==> flow/design.v <==
module alu_top (
    input             clk,
    input      [15:0] a,
    input      [15:0] b,
    input      [2:0]  opcode,
    input      [1:0]  mode,
    output reg [31:0] result,
    output reg        eq
);
    reg [15:0] a_q;
    reg [15:0] b_q;
    reg [2:0]  opcode_q;
    reg [1:0]  mode_q;
    wire [31:0] alu_out;
    wire        alu_eq;
    ALU u_alu (.a(a_q), .b(b_q), .opcode(opcode_q), .mode(mode_q),
               .outALU(alu_out), .eq(alu_eq));
    always @(posedge clk) begin
        a_q      <= a;
        b_q      <= b;
        opcode_q <= opcode;
        mode_q   <= mode;
        result   <= alu_out;
        eq       <= alu_eq;
    end
endmodule

`timescale 1ns / 1ps
module logic_unit(a,b,opcode,outlu,eq);
input [15:0] a;
input [15:0] b;
input [2:0] opcode;
output [31:0] outlu;
output eq;
reg [31:0] outlu;
reg eq;
always@(a,b,opcode)
begin
	case(opcode)
	3'b000: outlu = {16'h0000, (a & b)};
	3'b001: outlu = {16'h0000, (a | b)};
	3'b010: outlu = {16'h0000, (a ^ b)};
	3'b011: outlu = {16'h0000, (~ a)};	
	default outlu = 32'h00000000;
	endcase
end
always@(a,b)
begin
	if( a == b) begin
	eq = 1;
	end
	else begin
	eq = 0;
	end
end
endmodule
`timescale 1ns / 1ps
module arith(a,b,opcode,outau);
input [15:0] a;
input [15:0] b;
input [2:0] opcode;
output [31:0] outau;
reg [31:0] outau;
always@(a,b,opcode)
begin
	case(opcode)
	3'b000: outau = {16'h0000, a + b};
	3'b001: outau = a * b;
	3'b010: if (a > b) begin
		outau = a - b;
		end
		else begin
		outau = b - a;
		end
	3'b011: if (a > b) begin
		outau = (b == 16'h0000) ? 32'hFFFFFFFF : a / b;
		end
		else begin
		outau = (a == 16'h0000) ? 32'hFFFFFFFF : b / a;
		end
	3'b100: outau = a + 1;
	3'b101: outau = a - 1;
	default outau = 32'h00000000;
	endcase
end
endmodule
`timescale 1ns / 1ps
module crypto(a,opcode,outcu);
input [15:0] a;
input [2:0] opcode;
output reg [31:0] outcu;
integer i;
always@(a,opcode)
begin
	outcu = 32'h00000000;
	case(opcode)
    3'b000: outcu = (a>>1) ^ a;
    3'b001: begin
        for (i=0; i<16; i=i+1) begin
        outcu[i] = ^(a>>i);  
    end
    end
	default outcu = 32'h00000000;
	endcase
end   
endmodule
`timescale 1ns / 1ps
module ALU( a, b, opcode, mode, outALU, eq);
input [15:0] a;
input [15:0] b;
input [2:0] opcode;
input [1:0] mode;
output [31:0] outALU;
output  eq;
reg [31:0] outALU;
reg eq;
wire [31:0] outau;
wire [31:0] outlu;
wire [31:0] outcu;
wire teq;
arith a1 (.a(a), .b(b), .opcode(opcode), .outau(outau));
logic_unit l1 (.a(a), .b(b), .opcode(opcode), .outlu(outlu), .eq(teq));
crypto d1 (.a(a),.opcode(opcode), .outcu(outcu));
always@(*)
begin
	if(mode == 2'b00) begin
	outALU = outlu;
	end
	else if (mode == 2'b01) begin
	outALU = outau;
	end
	else if (mode == 2'b10) begin
	outALU = outcu;
	end
	else begin
	outALU = 32'h00000000;
	end
	eq = teq;
end
endmodule
## Tool chain data of alu_top

The steps from the RTL of alu_top to its reports follow in flow order.
Lines are those of the file above, counted from 1.
Operators carry their Yosys type and port widths (W data, S select, Z words).
A cell with -- has no value.

| design | value |
|---|---|
| top | alu_top |
| clock port | clk |
| library | sky130hd |
| corner | tt_025C_1v80 |

## Word-level counts

Source: Yosys, flattened and elaborated, memories not mapped. Widths are those after wreduce; folded enables and synchronous resets count as part of the registers. Registers that Yosys merges into a memory's read port (data or address) are not register bits. Print and check cells do not count. Equal cells are merged and count once.

| operators by class | value |
|---|---|
| multiplexer cells | 26 |
| div/mod/pow operators | 2 |
| reductions and logical operators | 20 |
| shift-type cells | 0 |
| magnitude comparators | 1 |
| $mul | 1 |
| add/sub/neg operators | 5 |
| equality and inequality tests | 8 |
| bitwise operators | 5 |

Operators with widths:

| kind | number |
|---|---|
| $div A16 B16 Y32 | 2 |
| $mul A16 B16 Y32 | 1 |
| $reduce_xor A16 Y1 | 16 |
| $pmux W32 S6 | 1 |
| $mux W32 | 6 |
| $pmux W16 S4 | 1 |
| $sub A16 B16 Y17 | 2 |
| $logic_not A16 Y1 | 2 |
| $pmux W1 S2 | 16 |
| $add A16 B1 Y17 const B | 1 |
| $sub A16 B1 Y17 const B | 1 |
| $xor A15 B16 Y16 | 1 |
| $add A16 B16 Y16 | 1 |
| $gt A16 B16 Y1 | 1 |
| $eq A16 B16 Y1 | 1 |
| $and A16 B16 Y16 | 1 |
| $or A16 B16 Y16 | 1 |
| $xor A16 B16 Y16 | 1 |
| $not A16 Y16 | 1 |
| $mux W16 | 1 |
| $eq A3 B2 Y1 const B | 2 |
| $eq A3 B3 Y1 const B | 2 |
| $eq A3 B1 Y1 const B | 1 |
| $logic_not A3 Y1 | 1 |
| $eq A2 B1 Y1 const B | 1 |
| $eq A2 B2 Y1 const B | 1 |
| $logic_not A2 Y1 | 1 |
| $mux W1 | 1 |

| storage and ports | value |
|---|---|
| bits in registers | 70 |
| clocked read ports x word width | 0 |
| bits in latches | 0 |
| ROM bits | 0 |
| output and inout bits | 33 |
| memory bits (writable) | 0 |
| memories kept | 0 |
| elaborated cells | 74 |

## Longest topological paths

Depth = most cells in a row (Yosys ltp): at word level without a register or memory, in the mapped netlist without a sequential cell, where the memories' decode and read muxes count.

| logic depth | value |
|---|---|
| depth after elaboration | 6 |
| ABC_AREA | 0 |
| gate-level depth with buffers | 501 |

## After synthesis

Source: synth_stat.txt of the flow (Yosys; design flattened, memories mapped). It holds for the ABC_AREA given above (unset counts as 0); a run with the other value may have another netlist.

| mapped netlist | value |
|---|---|
| mapped area | 36608.9 um^2 |
| buffer cells | 187 |
| mapped flip-flops | 70 |
| mapped cells | 4948 |

Cells by type:

| cell | number |
|---|---|
| sky130_fd_sc_hd__ha_1 | 592 |
| sky130_fd_sc_hd__fa_1 | 197 |
| sky130_fd_sc_hd__nand2_1 | 527 |
| sky130_fd_sc_hd__nor2_1 | 500 |
| sky130_fd_sc_hd__a21oi_1 | 308 |
| sky130_fd_sc_hd__o21a_1 | 200 |
| sky130_fd_sc_hd__xnor2_1 | 163 |
| sky130_fd_sc_hd__dfxtp_1 | 70 |
| sky130_fd_sc_hd__inv_1 | 352 |
| sky130_fd_sc_hd__nor3_1 | 232 |
| sky130_fd_sc_hd__o21ai_0 | 208 |
| sky130_fd_sc_hd__xor2_1 | 100 |
| sky130_fd_sc_hd__mux2_2 | 77 |
| sky130_fd_sc_hd__o31ai_1 | 108 |
| sky130_fd_sc_hd__a21o_1 | 98 |
| sky130_fd_sc_hd__clkbuf_1 | 129 |
| sky130_fd_sc_hd__mux2i_1 | 48 |
| sky130_fd_sc_hd__nand3_1 | 76 |

Not listed: further types 103, cells in them 963.
The figures by module come from a second, unflattened synthesis with its own total; it is not the netlist above.

| second synthesis, totals | value |
|---|---|
| cells (unflattened synthesis) | 5049 |
| area total of the unflattened synthesis | 37942.6 um^2 |

Rows give one instance, submodules left out.

By module:

| module | cells | area (um^2) | sequential area (um^2) | instances |
|---|---|---|---|---|
| arith | 4635 | 33772.4 | 0.0 | 1 |
| alu_top | 70 | 1401.3 | 1401.3 | 1 |
| logic_unit | 162 | 1187.4 | 0.0 | 1 |
| crypto | 105 | 794.5 | 0.0 | 1 |
| ALU | 77 | 787.0 | 0.0 | 1 |

## Timing after synthesis

Source: OpenSTA report_checks on the synthesized netlist (no wires, ideal clock, input and output delay 20% of the period each), path of least setup slack; recovery checks are left aside. Register names are those of the netlist, which keeps one name where synthesis merged equal registers.

| path post-synthesis | value |
|---|---|
| path kind | reg2reg |
| from | register a_q[1] |
| to | register result[0] |
| stages | 478 |
| library setup time | 120 ps |
| delay of the path | 99189 ps |
| period | 90000 ps |
| launch time at the first pin | 0 ps |
| setup slack | -9189 ps |
| buffers on the path | 57 |
| required time | 89880 ps |
| arrival | 99069 ps |
| synthesis period reached | 99189 ps |

"delay of the path" = arrival - input delay + setup time.
"stages" counts driving pins, that of a launching flip-flop among them; a cell with two outputs on the path counts twice.
"synthesis period reached" is the clock period less the worst setup slack; recovery checks do not enter. This is arithmetic on one report: input and output delays are still those of the set period (20% each).
Between the ends stands the longest chain of elaborated cells between them, by number of cells; it is not shown to be the way that was timed. Of several equally long chains one is given.
A line is the first line of the expression or statement that the cell stems from. Yosys adds cells for indexed reads and writes and turns some case tables into memories.

| on the way, post-synthesis | value |
|---|---|
| path through | sky130_fd_sc_hd__dfxtp_1 > sky130_fd_sc_hd__clkbuf_1 > sky130_fd_sc_hd__inv_1 > sky130_fd_sc_hd__clkbuf_1 > sky130_fd_sc_hd__ha_1 > sky130_fd_sc_hd__or4_1 > sky130_fd_sc_hd__or4_1 > sky130_fd_sc_hd__buf_2 > sky130_fd_sc_hd__buf_2 > sky130_fd_sc_hd__nand2_1 > sky130_fd_sc_hd__clkbuf_1 > sky130_fd_sc_hd__buf_1 > sky130_fd_sc_hd__clkbuf_1 > sky130_fd_sc_hd__clkbuf_1 > sky130_fd_sc_hd__clkbuf_1 > sky130_fd_sc_hd__nor2_1 > sky130_fd_sc_hd__a21oi_1 > sky130_fd_sc_hd__ha_1 > (+442 left out) > sky130_fd_sc_hd__a21o_1 > sky130_fd_sc_hd__inv_1 > sky130_fd_sc_hd__nand3_2 > sky130_fd_sc_hd__nor3_4 > sky130_fd_sc_hd__buf_2 > sky130_fd_sc_hd__nand2_1 > sky130_fd_sc_hd__o21ai_1 > sky130_fd_sc_hd__ha_1 > sky130_fd_sc_hd__a21o_1 > sky130_fd_sc_hd__a21o_1 > sky130_fd_sc_hd__a21oi_1 > sky130_fd_sc_hd__o2111ai_1 > sky130_fd_sc_hd__or3_1 > sky130_fd_sc_hd__a211oi_1 > sky130_fd_sc_hd__nand4_1 > sky130_fd_sc_hd__a211oi_1 > sky130_fd_sc_hd__o211ai_1 > sky130_fd_sc_hd__o31a_1 |
| length of the longest elaborated chain | 6 |
| elaborated cells on any way between the ends | 15 |
| classes of those cells | 2 x div; 1 x compare; 9 x mux; 1 x logic; 2 x reduce/logical |

Ends and longest elaborated chain, post-synthesis:

| item | line | RTL |
|---|---|---|
| start: declaration | 10 | `reg [15:0] a_q;` |
| start: assignment | 19 | `a_q      <= a;` |
| $div A16 B16 Y32 | 79 | `outau = (a == 16'h0000) ? 32'hFFFFFFFF : b / a;` |
| $mux W32 | 79 |  |
| $mux W32 | 75 | `3'b011: if (a > b) begin` |
| $pmux W32 S6 | 66 | `case(opcode)` |
| $mux W32 | 129 | `else if (mode == 2'b01) begin` |
| $mux W32 | 126 | `if(mode == 2'b00) begin` |
| end: assignment | 23 | `result   <= alu_out;` |
| end: declaration | 7 | `output reg [31:0] result,` |

## Path in the finished layout

Path of least setup slack in the final report of job 1 (OpenROAD, finished layout, wires in). Where an end is a register, its clock arrival counts in the times.
The path's times are printed in steps of 10 ps; the period is the one set.

| path after layout | value |
|---|---|
| path kind | reg2reg |
| from | register b_q[9] |
| to | register result[0] |
| stages | 453 |
| arrival | 83610 ps |
| setup slack | 3800 ps |
| buffers on the path | 24 |
| launch time at the first pin | 390 ps |
| required time | 87410 ps |
| library setup time | 100 ps |
| period | 87100 ps |

Between the ends stands the longest chain of elaborated cells between them, by number of cells; it is not shown to be the way that was timed. Of several equally long chains one is given.

| on the way, after layout | value |
|---|---|
| path through | sky130_fd_sc_hd__dfxtp_1 > sky130_fd_sc_hd__inv_1 > sky130_fd_sc_hd__ha_1 > sky130_fd_sc_hd__or4_1 > sky130_fd_sc_hd__or4_4 > sky130_fd_sc_hd__clkinv_2 > sky130_fd_sc_hd__o21ai_2 > sky130_fd_sc_hd__a22oi_2 > sky130_fd_sc_hd__o21ai_2 > sky130_fd_sc_hd__inv_2 > sky130_fd_sc_hd__ha_4 > sky130_fd_sc_hd__o21ai_0 > sky130_fd_sc_hd__nand2b_1 > sky130_fd_sc_hd__nand3_1 > sky130_fd_sc_hd__nor2_1 > sky130_fd_sc_hd__a31oi_2 > sky130_fd_sc_hd__nor2_2 > sky130_fd_sc_hd__nand2_1 > (+417 left out) > sky130_fd_sc_hd__a21o_1 > sky130_fd_sc_hd__a21o_1 > sky130_fd_sc_hd__inv_2 > sky130_fd_sc_hd__nand3_4 > sky130_fd_sc_hd__nor3_4 > sky130_fd_sc_hd__buf_6 > sky130_fd_sc_hd__mux2_2 > sky130_fd_sc_hd__ha_1 > sky130_fd_sc_hd__nand4_1 > sky130_fd_sc_hd__nor2_1 > sky130_fd_sc_hd__a21oi_1 > sky130_fd_sc_hd__o2111ai_1 > sky130_fd_sc_hd__or3_1 > sky130_fd_sc_hd__a211oi_2 > sky130_fd_sc_hd__nand4_1 > sky130_fd_sc_hd__a211oi_2 > sky130_fd_sc_hd__o211ai_1 > sky130_fd_sc_hd__o31a_1 |
| length of the longest elaborated chain | 6 |
| elaborated cells on any way between the ends | 11 |
| classes of those cells | 2 x div; 1 x compare; 7 x mux; 1 x reduce/logical |

Ends and longest elaborated chain, after layout:

| item | line | RTL |
|---|---|---|
| start: declaration | 11 | `reg [15:0] b_q;` |
| start: assignment | 20 | `b_q      <= b;` |
| $div A16 B16 Y32 | 79 | `outau = (a == 16'h0000) ? 32'hFFFFFFFF : b / a;` |
| $mux W32 | 79 |  |
| $mux W32 | 75 | `3'b011: if (a > b) begin` |
| $pmux W32 S6 | 66 | `case(opcode)` |
| $mux W32 | 129 | `else if (mode == 2'b01) begin` |
| $mux W32 | 126 | `if(mode == 2'b00) begin` |
| end: assignment | 23 | `result   <= alu_out;` |
| end: declaration | 7 | `output reg [31:0] result,` |

Measured data: module alu_top, platform sky130hd, 5 stored runs of the flow under differing settings, order arbitrary. Input and output delays are each 20% of the period that was set; the output load is 0.01 pF.
"achieved period" means the clock period less the worst setup slack. The figure is calculated, with input and output delays left at 20% of the set period.
"allowed time less slack (worst setup path)" = time allowed to the worst setup path (clock period - input delay - output delay, where it has them) - its slack; a late launch clock adds to it, a late capture clock takes from it.
"allowed time less slack (worst setup path)" is given in steps of 10 ps.

#### Job 1

| setting | value |
|---|---|
| SETUP_SLACK_MARGIN | `5.0` |
| period_ns | `87.1` |
| CAP_MARGIN | `20` |
| CORE_MARGIN | `2` |
| CORE_UTILIZATION | `40` |
| SLEW_MARGIN | `20` |

| result | value |
|---|---|
| allowed time less slack (worst setup path) | 83300 ps |
| type of the worst setup path | reg2reg |
| utilization of the finished layout | 0.511 |
| area of the standard cells in the finished layout | 46230.6 um^2 |
| area of the die | 93957.6 um^2 |
| achieved period | 83299 ps |
| final setup TNS | 0 ps |
| post-route worst hold slack | 913 ps |
| Yosys chip area after synthesis | 36608.9 um^2 |
| worst setup slack after layout | 3801 ps |

#### Job 2

| setting | value |
|---|---|
| ABC_AREA | `0` |
| CAP_MARGIN | `15` |
| CELL_PAD_IN_SITES_DETAIL_PLACEMENT | `2` |
| CELL_PAD_IN_SITES_GLOBAL_PLACEMENT | `2` |
| CORE_MARGIN | `4` |
| CORE_UTILIZATION | `65` |
| CTS_CLUSTER_DIAMETER | `356` |
| CTS_CLUSTER_SIZE | `24` |
| GPL_ROUTABILITY_DRIVEN | `0` |
| GPL_TIMING_DRIVEN | `0` |
| HOLD_SLACK_MARGIN | `0.01` |
| MAX_ROUTING_LAYER | `met4` |
| PLACE_DENSITY_LB_ADDON | `0.0` |
| SETUP_SLACK_MARGIN | `5.0` |
| TNS_END_PERCENT | `60` |
| period_ns | `50.3` |
| SLEW_MARGIN | `20` |

Not finished: placement ended with error FLW-0024.

#### Job 3

| setting | value |
|---|---|
| ABC_AREA | `1` |
| CAP_MARGIN | `15` |
| CELL_PAD_IN_SITES_DETAIL_PLACEMENT | `2` |
| CELL_PAD_IN_SITES_GLOBAL_PLACEMENT | `2` |
| CORE_MARGIN | `9` |
| CORE_UTILIZATION | `45` |
| CTS_CLUSTER_DIAMETER | `356` |
| CTS_CLUSTER_SIZE | `40` |
| GPL_TIMING_DRIVEN | `0` |
| MAX_ROUTING_LAYER | `met4` |
| SETUP_SLACK_MARGIN | `0.66` |
| TNS_END_PERCENT | `60` |
| period_ns | `50.3` |
| SLEW_MARGIN | `20` |

Not finished: placement ended with error DPL-0033.

#### Job 4

| setting | value |
|---|---|
| CORE_UTILIZATION | `70` |
| CTS_CLUSTER_SIZE | `95` |
| MIN_ROUTING_LAYER | `met2` |
| PLACE_DENSITY | `0.4` |
| SETUP_SLACK_MARGIN | `5.0` |
| TNS_END_PERCENT | `5` |
| period_ns | `108.0` |
| CAP_MARGIN | `20` |
| CORE_MARGIN | `2` |
| SLEW_MARGIN | `20` |

Not finished: routing ended with error GRT-0116.

#### Job 5

| setting | value |
|---|---|
| CAP_MARGIN | `0` |
| CELL_PAD_IN_SITES_DETAIL_PLACEMENT | `2` |
| CORE_MARGIN | `5` |
| CORE_UTILIZATION | `16` |
| CTS_CLUSTER_DIAMETER | `339` |
| CTS_CLUSTER_SIZE | `60` |
| GPL_ROUTABILITY_DRIVEN | `1` |
| GPL_TIMING_DRIVEN | `0` |
| HOLD_SLACK_MARGIN | `0.23` |
| MAX_ROUTING_LAYER | `met4` |
| SLEW_MARGIN | `35` |
| TNS_END_PERCENT | `45` |
| period_ns | `90.0` |

Not finished: routing ended with error GRT-0116.
